==> flow/design.v <==
module convolve #(parameter KERNEL_SIZE = 9,
                  parameter DATA_WIDTH  = 8,
                  parameter KDATA_WIDTH = 8,
                  parameter ACTIVATION  = "RELU")
(
   input  logic                   clk,
   input  logic                   rst,
   input  logic                   en_convolve,
   input  logic [0:KERNEL_SIZE-1] [DATA_WIDTH-1:0] image,
   input  logic [0:KERNEL_SIZE-1][KDATA_WIDTH-1:0] kernel,  
   output logic  [DATA_WIDTH-1:0] feature_map,
   output logic                   feature_out
);
function [DATA_WIDTH-1:0] activation;
   input [DATA_WIDTH+KDATA_WIDTH+$clog2(KERNEL_SIZE)-1:0] weighted_inputs;
   begin
      case(ACTIVATION)
         "RELU": begin
            if (weighted_inputs[DATA_WIDTH+KDATA_WIDTH+$clog2(KERNEL_SIZE)-1]) activation = 0;  
            else activation = weighted_inputs[DATA_WIDTH+KDATA_WIDTH-2-1:KDATA_WIDTH-2];      
         end
         "SIGNUM": begin
            if (weighted_inputs[DATA_WIDTH+KDATA_WIDTH+$clog2(KERNEL_SIZE)-1]) activation = 0;  
            else activation = {DATA_WIDTH{1'b1}};
         end
         default: activation = 'h0;
      endcase
   end
endfunction
function [KDATA_WIDTH-1:0] twos_compl;
   input [KDATA_WIDTH-1:0] kernel;
   twos_compl = (~kernel) + 1;
endfunction
logic en_convolve_q;
logic [0:KERNEL_SIZE-1][DATA_WIDTH+KDATA_WIDTH-1:0] feat_mult_c;
logic [0:KERNEL_SIZE-1][DATA_WIDTH+KDATA_WIDTH-1:0] feat_mult_q;
logic [DATA_WIDTH+KDATA_WIDTH+$clog2(KERNEL_SIZE)-1:0] feature_map_c;
logic [0:KERNEL_SIZE-1][KDATA_WIDTH-1:0] kernel_abs;
always_comb begin
   for (int i=0;i<KERNEL_SIZE; i=i+1) begin
      kernel_abs[i] = kernel[i][KDATA_WIDTH-1] ? twos_compl(kernel[i]) : kernel[i];  
   end
end
always_comb begin
   feat_mult_c = 'h0;
   for (int i=0; i<KERNEL_SIZE; i=i+1) begin
      feat_mult_c[i][DATA_WIDTH+KDATA_WIDTH-1]     = kernel[i][KDATA_WIDTH-1];                 
      feat_mult_c[i][DATA_WIDTH+KDATA_WIDTH-2:0]   = image[i]*kernel_abs[i][KDATA_WIDTH-2:0];  
   end
end
always_comb begin
   feature_map_c = 'h0;
   for (int i=0; i<KERNEL_SIZE; i=i+1) begin
      feature_map_c = feat_mult_q[i][DATA_WIDTH+KDATA_WIDTH-1] ? feature_map_c - feat_mult_q[i][DATA_WIDTH+KDATA_WIDTH-2:0]:  
                                                                 feature_map_c + feat_mult_q[i][DATA_WIDTH+KDATA_WIDTH-2:0];   
   end
end
always_ff@(posedge clk) begin
   en_convolve_q <= en_convolve;
end
always_ff@(posedge clk, negedge rst) begin
   if (~rst) begin
      feat_mult_q <= 'h0;
      feature_map <= 'h0;
      feature_out <= 1'b0;
   end
   else begin
      if (en_convolve) begin
         feat_mult_q <= feat_mult_c;
      end
      if (en_convolve_q) begin
         feature_map <= activation(feature_map_c);  
         feature_out <= 1'b1;
      end else begin
         feature_map <= 'h0;
         feature_out <= 1'b0;
      end
   end
end
endmodule
module conv_layer # (parameter KERNEL_SIZE = 3,
                     parameter IMGCOL      = 8,
                     parameter IMGROW      = 8,
                     parameter DATA_WIDTH  = 8,
                     parameter KDATA_WIDTH = 8,
                     parameter ACTIVATION  = "RELU")
(
   input  logic                   clk,
   input  logic                   rst,
   input  logic [0:IMGROW-1][0:IMGCOL-1][DATA_WIDTH-1:0]  image,
   input  logic [0:KERNEL_SIZE-1][0:KERNEL_SIZE-1][KDATA_WIDTH-1:0] kernel,   
   output logic [0:IMGROW-KERNEL_SIZE][0:IMGCOL-KERNEL_SIZE][DATA_WIDTH-1:0]  conv_out,
   output logic                   layer_done_out
);
localparam PAD_SIZE = (KERNEL_SIZE-1)/2;
logic [0:KERNEL_SIZE*KERNEL_SIZE-1][DATA_WIDTH-1:0]  img_window;
logic [0:KERNEL_SIZE*KERNEL_SIZE-1][KDATA_WIDTH-1:0] ker_window;
logic [$clog2(IMGCOL)-1:0] col;
logic [$clog2(IMGROW+1)-1:0] row;
logic [$clog2(IMGCOL-KERNEL_SIZE):0] out_col;
logic [$clog2(IMGROW-KERNEL_SIZE):0] out_row;
logic en_convolve, layer_conv_done, feature_out;
logic [DATA_WIDTH-1:0]  activated_feature;
always_ff@(posedge clk or negedge rst) begin
   if (~rst) begin
      row <= 'h0;
      col <= 'h0;
      layer_conv_done <= 1'b0;
   end
   else begin
      if (row == IMGROW) begin
         row <= 'h0;
         col <= 'h0;
         layer_conv_done <= 1'b1;
      end else if (col==IMGCOL-1) begin
         row <= row+'h1;
         col <= 'h0;
      end else begin
         col <= col+'h1;
         layer_conv_done <= 1'b0;
      end
   end
end
assign layer_done_out = layer_conv_done;
always_comb begin
   for (int i=0; i<KERNEL_SIZE; i=i+1) begin  
      for (int j=0; j<KERNEL_SIZE; j=j+1) begin   
         ker_window[i*KERNEL_SIZE+j] = kernel[i][j];
      end
   end
end
always_ff@(posedge clk or negedge rst) begin
   if (~rst) begin
      img_window  <= 'h0;
      en_convolve <= 1'b0;
   end else begin
      if (row>PAD_SIZE-1 && row<IMGROW-PAD_SIZE &&   
          col>PAD_SIZE-1 && col<IMGCOL-PAD_SIZE)    
      begin
         en_convolve <= 1'b1;
         for (int i=0; i<KERNEL_SIZE; i=i+1) begin  
            for (int j=0; j<KERNEL_SIZE; j=j+1) begin   
               img_window[i*KERNEL_SIZE+j] <= image[row-PAD_SIZE+i][col-PAD_SIZE+j];
            end
         end
      end else begin
         en_convolve <= 1'b0;
         img_window  <= 'h0;
      end
   end
end
convolve #(
   .KERNEL_SIZE (KERNEL_SIZE*KERNEL_SIZE),
   .DATA_WIDTH  (DATA_WIDTH),
   .KDATA_WIDTH (KDATA_WIDTH),
   .ACTIVATION  (ACTIVATION)
) u_convolve (
   .clk          (clk),
   .rst          (rst),
   .en_convolve  (en_convolve),
   .image        (img_window),
   .kernel       (ker_window),
   .feature_map  (activated_feature),
   .feature_out  (feature_out)
);
always_ff@(posedge clk or negedge rst) begin
   if (~rst) begin
      out_row <= 'h0;
      out_col <= 'h0;
   end
   else if (feature_out || layer_conv_done) begin
      if (out_row == IMGROW-KERNEL_SIZE+1 || layer_conv_done) begin
         out_row <= 'h0;
         out_col <= 'h0;
      end else if (out_col==IMGCOL-KERNEL_SIZE) begin
         out_row <= out_row+'h1;
         out_col <= 'h0;
      end else begin
         out_col <= out_col+'h1;
      end
   end
end
always_ff@(posedge clk or negedge rst) begin
   if (~rst) begin
      conv_out <= 'h0;
   end else if (out_row <= IMGROW-KERNEL_SIZE && out_col <= IMGCOL-KERNEL_SIZE) begin
      conv_out[out_row][out_col] <= activated_feature;
   end
end
endmodule
module conv_top (
   input  logic         clk,
   input  logic         rst,
   input  logic [511:0] image,
   input  logic [71:0]  kernel,
   output logic [287:0] conv_out,
   output logic         layer_done_out
);
logic [0:7][0:7][7:0] image_a;
logic [0:2][0:2][7:0] kernel_a;
logic [0:5][0:5][7:0] conv_out_a;
always_comb begin
   for (int r=0; r<8; r++)
      for (int c=0; c<8; c++)
         image_a[r][c] = image[(r*8+c)*8 +: 8];
   for (int i=0; i<3; i++)
      for (int j=0; j<3; j++)
         kernel_a[i][j] = kernel[(i*3+j)*8 +: 8];
   for (int r=0; r<6; r++)
      for (int c=0; c<6; c++)
         conv_out[(r*6+c)*8 +: 8] = conv_out_a[r][c];
end
conv_layer #(
   .KERNEL_SIZE (3),
   .IMGCOL      (8),
   .IMGROW      (8),
   .DATA_WIDTH  (8),
   .KDATA_WIDTH (8),
   .ACTIVATION  ("RELU")
) u_conv_layer (
   .clk            (clk),
   .rst            (rst),
   .image          (image_a),
   .kernel         (kernel_a),
   .conv_out       (conv_out_a),
   .layer_done_out (layer_done_out)
);
endmodule
-- Step by step through the tools: conv_top
Tool output for the design above before and after an edit, in the order of the flow.
"unedited" refers to lines of the RTL above, "edited" to lines of the edited file.
"change" is "edited" less "unedited", of the values as shown; "rel. change" is that difference over "unedited", in percent.
Cell names lack the library's common part.
The mark -- stands for no value.
- design top: conv_top
- clock port: clk
- standard-cell library: sky130hd
- library corner: tt_025C_1v80

-- Diff
The edit as a unified diff against the file above.
The edited RTL no longer does the same as the RTL above: the edit was made by script, with no optimisation intended.
begin of diff
@@ -211,4 +211,5 @@
          conv_out[(r*6+c)*8 +: 8] = conv_out_a[r][c];
 end
+wire layer_done_out_m, layer_done_out_s;
 conv_layer #(
    .KERNEL_SIZE (3),
@@ -224,5 +225,8 @@
    .kernel         (kernel_a),
    .conv_out       (conv_out_a),
-   .layer_done_out (layer_done_out)
-);
+   .layer_done_out (layer_done_out_m)
+);
+conv_layer #( .KERNEL_SIZE (3), .IMGCOL      (8), .IMGROW      (8), .DATA_WIDTH  (8), .KDATA_WIDTH (8), .ACTIVATION  ("RELU") ) u_conv_layer_b (
+    .clk(clk), .rst(rst), .image(~image_a), .kernel(kernel_a), .layer_done_out(layer_done_out_s));
+assign layer_done_out = layer_done_out_m ^ layer_done_out_s;
 endmodule
end of diff

-- Word-level counts
Counts by Yosys on the flattened word-level netlist (proc, flatten, opt, wreduce; memories kept). Register bits leave out memories and registers merged into their read ports (data or address). Print and check cells are left out. Cells with the same type and inputs are merged into one.
- word-level totals (item ; unedited ; edited ; change ; rel. change (%)):
    register bits after elaboration ; 531 ; 539 ; +8 ; +1.51
    input bits ; 586 ; 586 ; 0 ; 0.00
    output and inout port bits ; 289 ; 289 ; 0 ; 0.00
    elaborated cells ; 161 ; 177 ; +16 ; +9.94
- cells by class (item ; unedited ; edited ; change ; rel. change (%)):
    add/sub/neg operators ; 55 ; 57 ; +2 ; +3.64
    multipliers ; 10 ; 10 ; 0 ; 0.00
    order comparisons ; 6 ; 6 ; 0 ; 0.00
    equality and inequality tests ; 5 ; 8 ; +3 ; +60.00
    shift operators ; 11 ; 11 ; 0 ; 0.00
    muxes and demuxes ; 41 ; 47 ; +6 ; +14.63
    bitwise operators ; 12 ; 13 ; +1 ; +8.33
    reductions and logical operators ; 9 ; 10 ; +1 ; +11.11
- operators with widths (cell ; unedited ; edited ; change ; rel. change (%)):
    4-bit two-way mux ; 6 ; 8 ; +2 ; +33.33
    1-bit two-way mux ; 4 ; 6 ; +2 ; +50.00
    3-bit two-way mux ; 2 ; 4 ; +2 ; +100.00
    4-bit by 1-bit adder with 4-bit output with constant B ; 3 ; 4 ; +1 ; +33.33
    2-bit nonzero test ; 2 ; 3 ; +1 ; +50.00
    3-bit by 1-bit adder with 3-bit output with constant B ; 1 ; 2 ; +1 ; +100.00
    3-bit == test with constant B ; 1 ; 2 ; +1 ; +100.00
    4-bit == test with constant B ; 1 ; 2 ; +1 ; +100.00
    2-bit by 1-bit != test with 1-bit output with constant B ; 1 ; 2 ; +1 ; +100.00
    1-bit bitwise XOR ; 0 ; 1 ; +1 ; --
Unchanged operator kinds not shown: 36.

-- Longest topological paths
Yosys ltp: most cells in a row. Word level: on the elaborated netlist, between registers, memories and ports. Mapped: between sequential cells and ports; inverters and the memories' decode and read muxes count.
- depth (item ; unedited ; edited ; change ; rel. change (%)):
    depth in word-level cells ; 20 ; 20 ; 0 ; 0.00
    ABC_AREA ; 0 ; 0 ; -- ; --
    depth in mapped cells ; 57 ; 59 ; +2 ; +3.51
    depth with buffers taken out ; 57 ; 59 ; +2 ; +3.51

-- Mapped cells and area
The flow's flattened synthesis, as Yosys stat reports it; memories are mapped. The netlist is that of the ABC_AREA named above (0 if unset); the other value can give another one.
- mapped netlist (item ; unedited ; edited ; change ; rel. change (%)):
    standard cells after synthesis ; 6222 ; 5979 ; -243 ; -3.91
    synthesis area (mm^2) ; 0.0610273 ; 0.0605255 ; -0.0005018 ; -0.82
    area of sequential cells (mm^2) ; 0.0132827 ; 0.0134829 ; +0.0002002 ; +1.51
    flip-flop cells ; 531 ; 539 ; +8 ; +1.51
    buffers ; 268 ; 233 ; -35 ; -13.06
- cells by type (cell type ; unedited ; edited ; change ; rel. change (%)):
    nand2_1 ; 705 ; 562 ; -143 ; -20.28
    mux2_1 ; 6 ; 40 ; +34 ; +566.67
    nor2_1 ; 388 ; 357 ; -31 ; -7.99
    a21oi_1 ; 338 ; 308 ; -30 ; -8.88
    mux2i_1 ; 214 ; 237 ; +23 ; +10.75
    nor3_1 ; 85 ; 63 ; -22 ; -25.88
    and2_1 ; 224 ; 243 ; +19 ; +8.48
    clkbuf_1 ; 196 ; 179 ; -17 ; -8.67
    mux2_2 ; 515 ; 531 ; +16 ; +3.11
    buf_1 ; 66 ; 52 ; -14 ; -21.21
    nand4_1 ; 20 ; 6 ; -14 ; -70.00
    o21bai_1 ; 91 ; 78 ; -13 ; -14.29
    nand3_1 ; 55 ; 43 ; -12 ; -21.82
    and3_1 ; 25 ; 15 ; -10 ; -40.00
    nand4_4 ; 10 ; 0 ; -10 ; -100.00
    or3_1 ; 26 ; 17 ; -9 ; -34.62
    o211ai_1 ; 12 ; 3 ; -9 ; -75.00
    nand4_2 ; 9 ; 0 ; -9 ; -100.00
Unchanged cell types not shown: 15.
Not every row of either side is listed.
The figures by module come from a second, unflattened synthesis with its own total; it is not the netlist above.
- second synthesis, totals (item ; unedited ; edited ; change ; rel. change (%)):
    cell total of the unflattened synthesis ; 6053 ; 12559 ; +6506 ; +107.48
    area (unflattened synthesis) (mm^2) ; 0.06128 ; 0.1244631 ; +0.0631831 ; +103.11
Each row is one instance without its submodules.
- by module, unedited (module ; times used ; cells ; area (mm^2) ; seq. area (mm^2)):
    conv_layer ; 1 ; 2460 ; 0.0308834 ; 0.009434
    convolve ; 1 ; 3593 ; 0.0303967 ; 0.0038487
    conv_top ; 1 ; 0 ; 0 ; 0
- by module, edited (module ; times used ; cells ; area (mm^2) ; seq. area (mm^2)):
    conv_layer ; 2 ; 2460 ; 0.0308834 ; 0.009434
    convolve ; 2 ; 3563 ; 0.0303829 ; 0.0038487
    conv_top ; 1 ; 513 ; 0.0019306 ; 0

-- Path before layout
Path of least setup slack by OpenSTA after synthesis, without wires, with an ideal clock, recovery checks aside; 20% of the period is set as input and as output delay. Where synthesis merged equal registers, the netlist keeps one of their names.
- timing post-synthesis (item ; unedited ; edited ; change ; rel. change (%)):
    path kind ; register to register ; register to register ; -- ; --
    from ; register u_conv_layer.u_convolve.feat_mult_q ; register u_conv_layer.u_convolve.feat_mult_q ; -- ; --
    to ; register u_conv_layer.u_convolve.feature_map[0] ; register u_conv_layer.u_convolve.feature_map[0] ; -- ; --
    period (ps) ; 11000 ; 11000 ; 0 ; 0.00
    setup time (ps) ; 132 ; 146 ; +14 ; --
    launch time at the first pin (ps) ; 0 ; 0 ; 0 ; --
    arrival time (ps) ; 9933 ; 9886 ; -47 ; -0.47
    required time (ps) ; 10868 ; 10854 ; -14 ; -0.13
    slack (ps) ; 935 ; 969 ; +34 ; --
    delay of the path (ps) ; 10065 ; 10032 ; -33 ; -0.33
    stages ; 50 ; 59 ; +9 ; +18.00
    buffers on the path ; 0 ; 2 ; +2 ; --
    synthesis period reached (ps) ; 10065 ; 10031 ; -34 ; -0.34
"delay of the path" = arrival - input delay + setup time.
"stages": output pins that drive a net of the path, with the launching flip-flop's if there is one; two outputs of one cell count as two.
"synthesis period reached" = period - worst setup slack (recovery checks aside). The figure is calculated, with input and output delays left at 20% of the set period.
An end named without its bit number is one bit of that signal or, where synthesis recoded a state register, one of its new flip-flops.
Between the ends stands the longest chain of elaborated cells between them, by number of cells; it is not shown to be the way that was timed. Of several equally long chains one is given.
A line is the first line of the expression or statement that the cell stems from. Yosys adds cells for indexed reads and writes and turns some case tables into memories.
At most two assigning lines are given for a register; there are more.
Between the ends, post-synthesis, unedited:
- path through: dfrtp_1 > inv_1 > ha_1 > mux2_2 > fa_1 > nor2b_1 > o21ai_0 > a21boi_0 > o21ai_0 > a21boi_0 > o21a_1 > nor2_1 > o21ai_0 > a21oi_1 > ha_1 > or3_1 > a311oi_1 > nor3_1 > [14 not listed] > nand2_1 > or2_2 > o21ai_0 > xnor2_1 > ha_1 > o21a_1 > nor2_1 > a21oi_1 > xnor2_1 > ha_1 > o2111ai_1 > o21ai_0 > a31oi_1 > xnor3_1 > xnor2_1 > xnor3_1 > xnor2_2 > nor2_1
- cells in the longest elaborated chain: 18
- elaborated cells between the ends (all ways): 26
- noted source lines of those cells: 4
- those cells by class: add/sub: 16; mux: 10
- ends and longest elaborated chain, post-synthesis, unedited (item ; line ; source):
    start, declared ; 36 ; logic [0:KERNEL_SIZE-1][DATA_WIDTH+KDATA_WIDTH-1:0] feat_mult_q;
    start, assigned ; 63 ; feat_mult_q <= 'h0;
    start, assigned ; 69 ; feat_mult_q <= feat_mult_c;
    20-bit by 15-bit adder with 20-bit output ; 55 ; feature_map_c + feat_mult_q[i][DATA_WIDTH+KDATA_WIDTH-2:0];
    20-bit two-way mux ; 54 ; feature_map_c = feat_mult_q[i][DATA_WIDTH+KDATA_WIDTH-1] ? feature_map_c - feat_mult_q[i][DATA_WIDTH+KDATA_WID ...
    20-bit by 15-bit adder with 20-bit output ; 55 ;
    20-bit two-way mux ; 54 ;
    20-bit by 15-bit adder with 20-bit output ; 55 ;
    20-bit two-way mux ; 54 ;
    20-bit by 15-bit adder with 20-bit output ; 55 ;
    [4 not listed] ; -- ;
    20-bit two-way mux ; 54 ;
    20-bit by 15-bit adder with 20-bit output ; 55 ;
    20-bit two-way mux ; 54 ;
    20-bit by 15-bit adder with 20-bit output ; 55 ;
    20-bit two-way mux ; 54 ;
    8-bit two-way mux ; 19 ; if (weighted_inputs[DATA_WIDTH+KDATA_WIDTH+$clog2(KERNEL_SIZE)-1]) activation = 0;
    8-bit two-way mux ; 71 ; if (en_convolve_q) begin
    end, assigned ; 72 ; feature_map <= activation(feature_map_c);
    end, assigned ; 75 ; feature_map <= 'h0;
    end, declared ; 11 ; output logic  [DATA_WIDTH-1:0] feature_map,
Between the ends, post-synthesis, edited:
- path through: dfrtp_1 > clkbuf_1 > buf_1 > nor2_1 > xnor2_1 > ha_1 > nor2b_1 > o21ai_0 > a21boi_0 > o21ai_0 > nand2_1 > xor2_1 > ha_1 > o21ai_0 > nor2_1 > o21ai_0 > nor2b_1 > xnor2_1 > [23 not listed] > and3_1 > a21oi_1 > o21ai_0 > nor2_1 > xnor2_1 > ha_1 > xor2_1 > ha_1 > a21o_1 > a21oi_1 > o21ai_0 > a21oi_1 > xor2_1 > xor2_1 > xnor3_1 > xor2_1 > xnor2_1 > nor4b_1
- cells in the longest elaborated chain: 17
- elaborated cells between the ends (all ways): 24
- noted source lines of those cells: 4
- those cells by class: add/sub: 14; mux: 10
- ends and longest elaborated chain, post-synthesis, edited (item ; line ; source):
    start, declared ; 36 ; logic [0:KERNEL_SIZE-1][DATA_WIDTH+KDATA_WIDTH-1:0] feat_mult_q;
    start, assigned ; 63 ; feat_mult_q <= 'h0;
    start, assigned ; 69 ; feat_mult_q <= feat_mult_c;
    20-bit two-way mux ; 54 ; feature_map_c = feat_mult_q[i][DATA_WIDTH+KDATA_WIDTH-1] ? feature_map_c - feat_mult_q[i][DATA_WIDTH+KDATA_WID ...
    20-bit by 15-bit adder with 20-bit output ; 55 ; feature_map_c + feat_mult_q[i][DATA_WIDTH+KDATA_WIDTH-2:0];
    20-bit two-way mux ; 54 ;
    20-bit by 15-bit adder with 20-bit output ; 55 ;
    20-bit two-way mux ; 54 ;
    20-bit by 15-bit adder with 20-bit output ; 55 ;
    20-bit two-way mux ; 54 ;
    [3 not listed] ; -- ;
    20-bit two-way mux ; 54 ;
    20-bit by 15-bit adder with 20-bit output ; 55 ;
    20-bit two-way mux ; 54 ;
    20-bit by 15-bit adder with 20-bit output ; 55 ;
    20-bit two-way mux ; 54 ;
    8-bit two-way mux ; 19 ; if (weighted_inputs[DATA_WIDTH+KDATA_WIDTH+$clog2(KERNEL_SIZE)-1]) activation = 0;
    8-bit two-way mux ; 71 ; if (en_convolve_q) begin
    end, assigned ; 72 ; feature_map <= activation(feature_map_c);
    end, assigned ; 75 ; feature_map <= 'h0;
    end, declared ; 11 ; output logic  [DATA_WIDTH-1:0] feature_map,

-- Timing after layout
Path of least setup slack in the final report of each run of pair 1 (OpenROAD, finished layout, wires in). Where an end is a register, its clock arrival counts in the times.
The report prints the path's times to 10 ps; the period is as set.
- timing after layout (item ; unedited ; edited ; change ; rel. change (%)):
    path kind ; register to register ; register to register ; -- ; --
    from ; register u_conv_layer.u_convolve.feat_mult_q ; register u_conv_layer.u_convolve.feat_mult_q ; -- ; --
    to ; register u_conv_layer.u_convolve.feature_map[0] ; register u_conv_layer.u_convolve.feature_map[0] ; -- ; --
    period (ps) ; 11000 ; 11000 ; 0 ; 0.00
    setup time (ps) ; 130 ; 100 ; -30 ; --
    launch time at the first pin (ps) ; 650 ; 640 ; -10 ; -1.54
    arrival time (ps) ; 10760 ; 10950 ; +190 ; +1.77
    required time (ps) ; 11510 ; 11540 ; +30 ; +0.26
    slack (ps) ; 750 ; 600 ; -150 ; --
    stages ; 54 ; 54 ; 0 ; 0.00
    buffers on the path ; 0 ; 0 ; 0 ; --
An end named without its bit number is one bit of that signal or, where synthesis recoded a state register, one of its new flip-flops.
Between the ends stands the longest chain of elaborated cells between them, by number of cells; it is not shown to be the way that was timed. Of several equally long chains one is given.
At most two assigning lines are given for a register; there are more.
Between the ends, after layout, unedited:
- path through: dfrtp_1 > inv_1 > ha_1 > mux2_2 > inv_1 > ha_1 > a21o_1 > a21oi_1 > xnor2_1 > ha_1 > a21boi_2 > nor2_1 > ha_1 > o21a_1 > o31a_1 > a21oi_1 > ha_1 > o21a_1 > [18 not listed] > o21ai_0 > a21oi_1 > o21ai_2 > xnor2_1 > ha_1 > o21a_1 > nor2_1 > a21oi_1 > xnor2_1 > ha_1 > o2111ai_1 > o21ai_0 > a31oi_1 > xnor3_1 > xnor2_1 > xnor3_2 > xnor2_4 > nor2_1
- cells in the longest elaborated chain: 18
- elaborated cells between the ends (all ways): 26
- noted source lines of those cells: 4
- those cells by class: add/sub: 16; mux: 10
- ends and longest elaborated chain, after layout, unedited (item ; line ; source):
    start, declared ; 36 ; logic [0:KERNEL_SIZE-1][DATA_WIDTH+KDATA_WIDTH-1:0] feat_mult_q;
    start, assigned ; 63 ; feat_mult_q <= 'h0;
    start, assigned ; 69 ; feat_mult_q <= feat_mult_c;
    20-bit by 15-bit adder with 20-bit output ; 55 ; feature_map_c + feat_mult_q[i][DATA_WIDTH+KDATA_WIDTH-2:0];
    20-bit two-way mux ; 54 ; feature_map_c = feat_mult_q[i][DATA_WIDTH+KDATA_WIDTH-1] ? feature_map_c - feat_mult_q[i][DATA_WIDTH+KDATA_WID ...
    20-bit by 15-bit adder with 20-bit output ; 55 ;
    20-bit two-way mux ; 54 ;
    20-bit by 15-bit adder with 20-bit output ; 55 ;
    20-bit two-way mux ; 54 ;
    20-bit by 15-bit adder with 20-bit output ; 55 ;
    [4 not listed] ; -- ;
    20-bit two-way mux ; 54 ;
    20-bit by 15-bit adder with 20-bit output ; 55 ;
    20-bit two-way mux ; 54 ;
    20-bit by 15-bit adder with 20-bit output ; 55 ;
    20-bit two-way mux ; 54 ;
    8-bit two-way mux ; 19 ; if (weighted_inputs[DATA_WIDTH+KDATA_WIDTH+$clog2(KERNEL_SIZE)-1]) activation = 0;
    8-bit two-way mux ; 71 ; if (en_convolve_q) begin
    end, assigned ; 72 ; feature_map <= activation(feature_map_c);
    end, assigned ; 75 ; feature_map <= 'h0;
    end, declared ; 11 ; output logic  [DATA_WIDTH-1:0] feature_map,
Between the ends, after layout, edited:
- path through: dfrtp_1 > inv_2 > ha_1 > nand2_1 > o21a_1 > inv_1 > ha_1 > nor2b_4 > o31a_1 > a21oi_1 > ha_1 > o21a_1 > o31a_1 > a21oi_1 > ha_1 > o21a_1 > o31a_1 > a21oi_1 > [18 not listed] > ha_1 > a21o_1 > a21oi_2 > o21ai_2 > a21oi_2 > nand2_1 > a21oi_1 > xnor2_1 > ha_1 > nand4_1 > nor2_1 > a21oi_2 > xor2_1 > xor2_1 > xnor3_1 > xor2_2 > xnor2_2 > nor4b_2
- cells in the longest elaborated chain: 20
- elaborated cells between the ends (all ways): 28
- noted source lines of those cells: 4
- those cells by class: add/sub: 17; mux: 11
- ends and longest elaborated chain, after layout, edited (item ; line ; source):
    start, declared ; 36 ; logic [0:KERNEL_SIZE-1][DATA_WIDTH+KDATA_WIDTH-1:0] feat_mult_q;
    start, assigned ; 63 ; feat_mult_q <= 'h0;
    start, assigned ; 69 ; feat_mult_q <= feat_mult_c;
    1-bit by 15-bit subtractor with 16-bit output ; 54 ; feature_map_c = feat_mult_q[i][DATA_WIDTH+KDATA_WIDTH-1] ? feature_map_c - feat_mult_q[i][DATA_WIDTH+KDATA_WID ...
    20-bit two-way mux ; 54 ;
    20-bit by 15-bit adder with 20-bit output ; 55 ; feature_map_c + feat_mult_q[i][DATA_WIDTH+KDATA_WIDTH-2:0];
    20-bit two-way mux ; 54 ;
    20-bit by 15-bit adder with 20-bit output ; 55 ;
    20-bit two-way mux ; 54 ;
    20-bit by 15-bit adder with 20-bit output ; 55 ;
    [6 not listed] ; -- ;
    20-bit two-way mux ; 54 ;
    20-bit by 15-bit adder with 20-bit output ; 55 ;
    20-bit two-way mux ; 54 ;
    20-bit by 15-bit adder with 20-bit output ; 55 ;
    20-bit two-way mux ; 54 ;
    8-bit two-way mux ; 19 ; if (weighted_inputs[DATA_WIDTH+KDATA_WIDTH+$clog2(KERNEL_SIZE)-1]) activation = 0;
    8-bit two-way mux ; 71 ; if (en_convolve_q) begin
    end, assigned ; 72 ; feature_map <= activation(feature_map_c);
    end, assigned ; 75 ; feature_map <= 'h0;
    end, declared ; 11 ; output logic  [DATA_WIDTH-1:0] feature_map,

-- Layout results
Runs of the flow (Yosys, OpenROAD) on both versions; the two runs of a pair have the same settings. The constraints put input and output delay at 20% of the set period each and load the outputs with 0.01 pF.
Flow settings, pair 1:
- CORE_UTILIZATION: 40
- PLACE_DENSITY at 0.6
- period_ns at 11.0
- CAP_MARGIN at 20
- noted CORE_MARGIN: 2
- SLEW_MARGIN at 20
- results, pair 1 (item ; unedited ; edited ; change ; rel. change (%)):
    synthesis area (mm^2) ; 0.0610273 ; 0.0605255 ; -0.0005018 ; -0.82
    overall die area (mm^2) ; 0.155709 ; 0.154441 ; -0.001268 ; -0.81
    std-cell area (final layout) (mm^2) ; 0.0745628 ; 0.07431 ; -0.0002528 ; -0.34
    worst setup slack after layout (ps) ; 749 ; 595 ; -154 ; --
    final setup TNS (ps) ; 0 ; 0 ; 0 ; --
    reached clock period (ps) ; 10251 ; 10405 ; +154 ; +1.50
"reached clock period" is the run's clock period less its worst setup slack. It is reckoned from that one timing run; input and output delays stay at 20% of the period that was set.
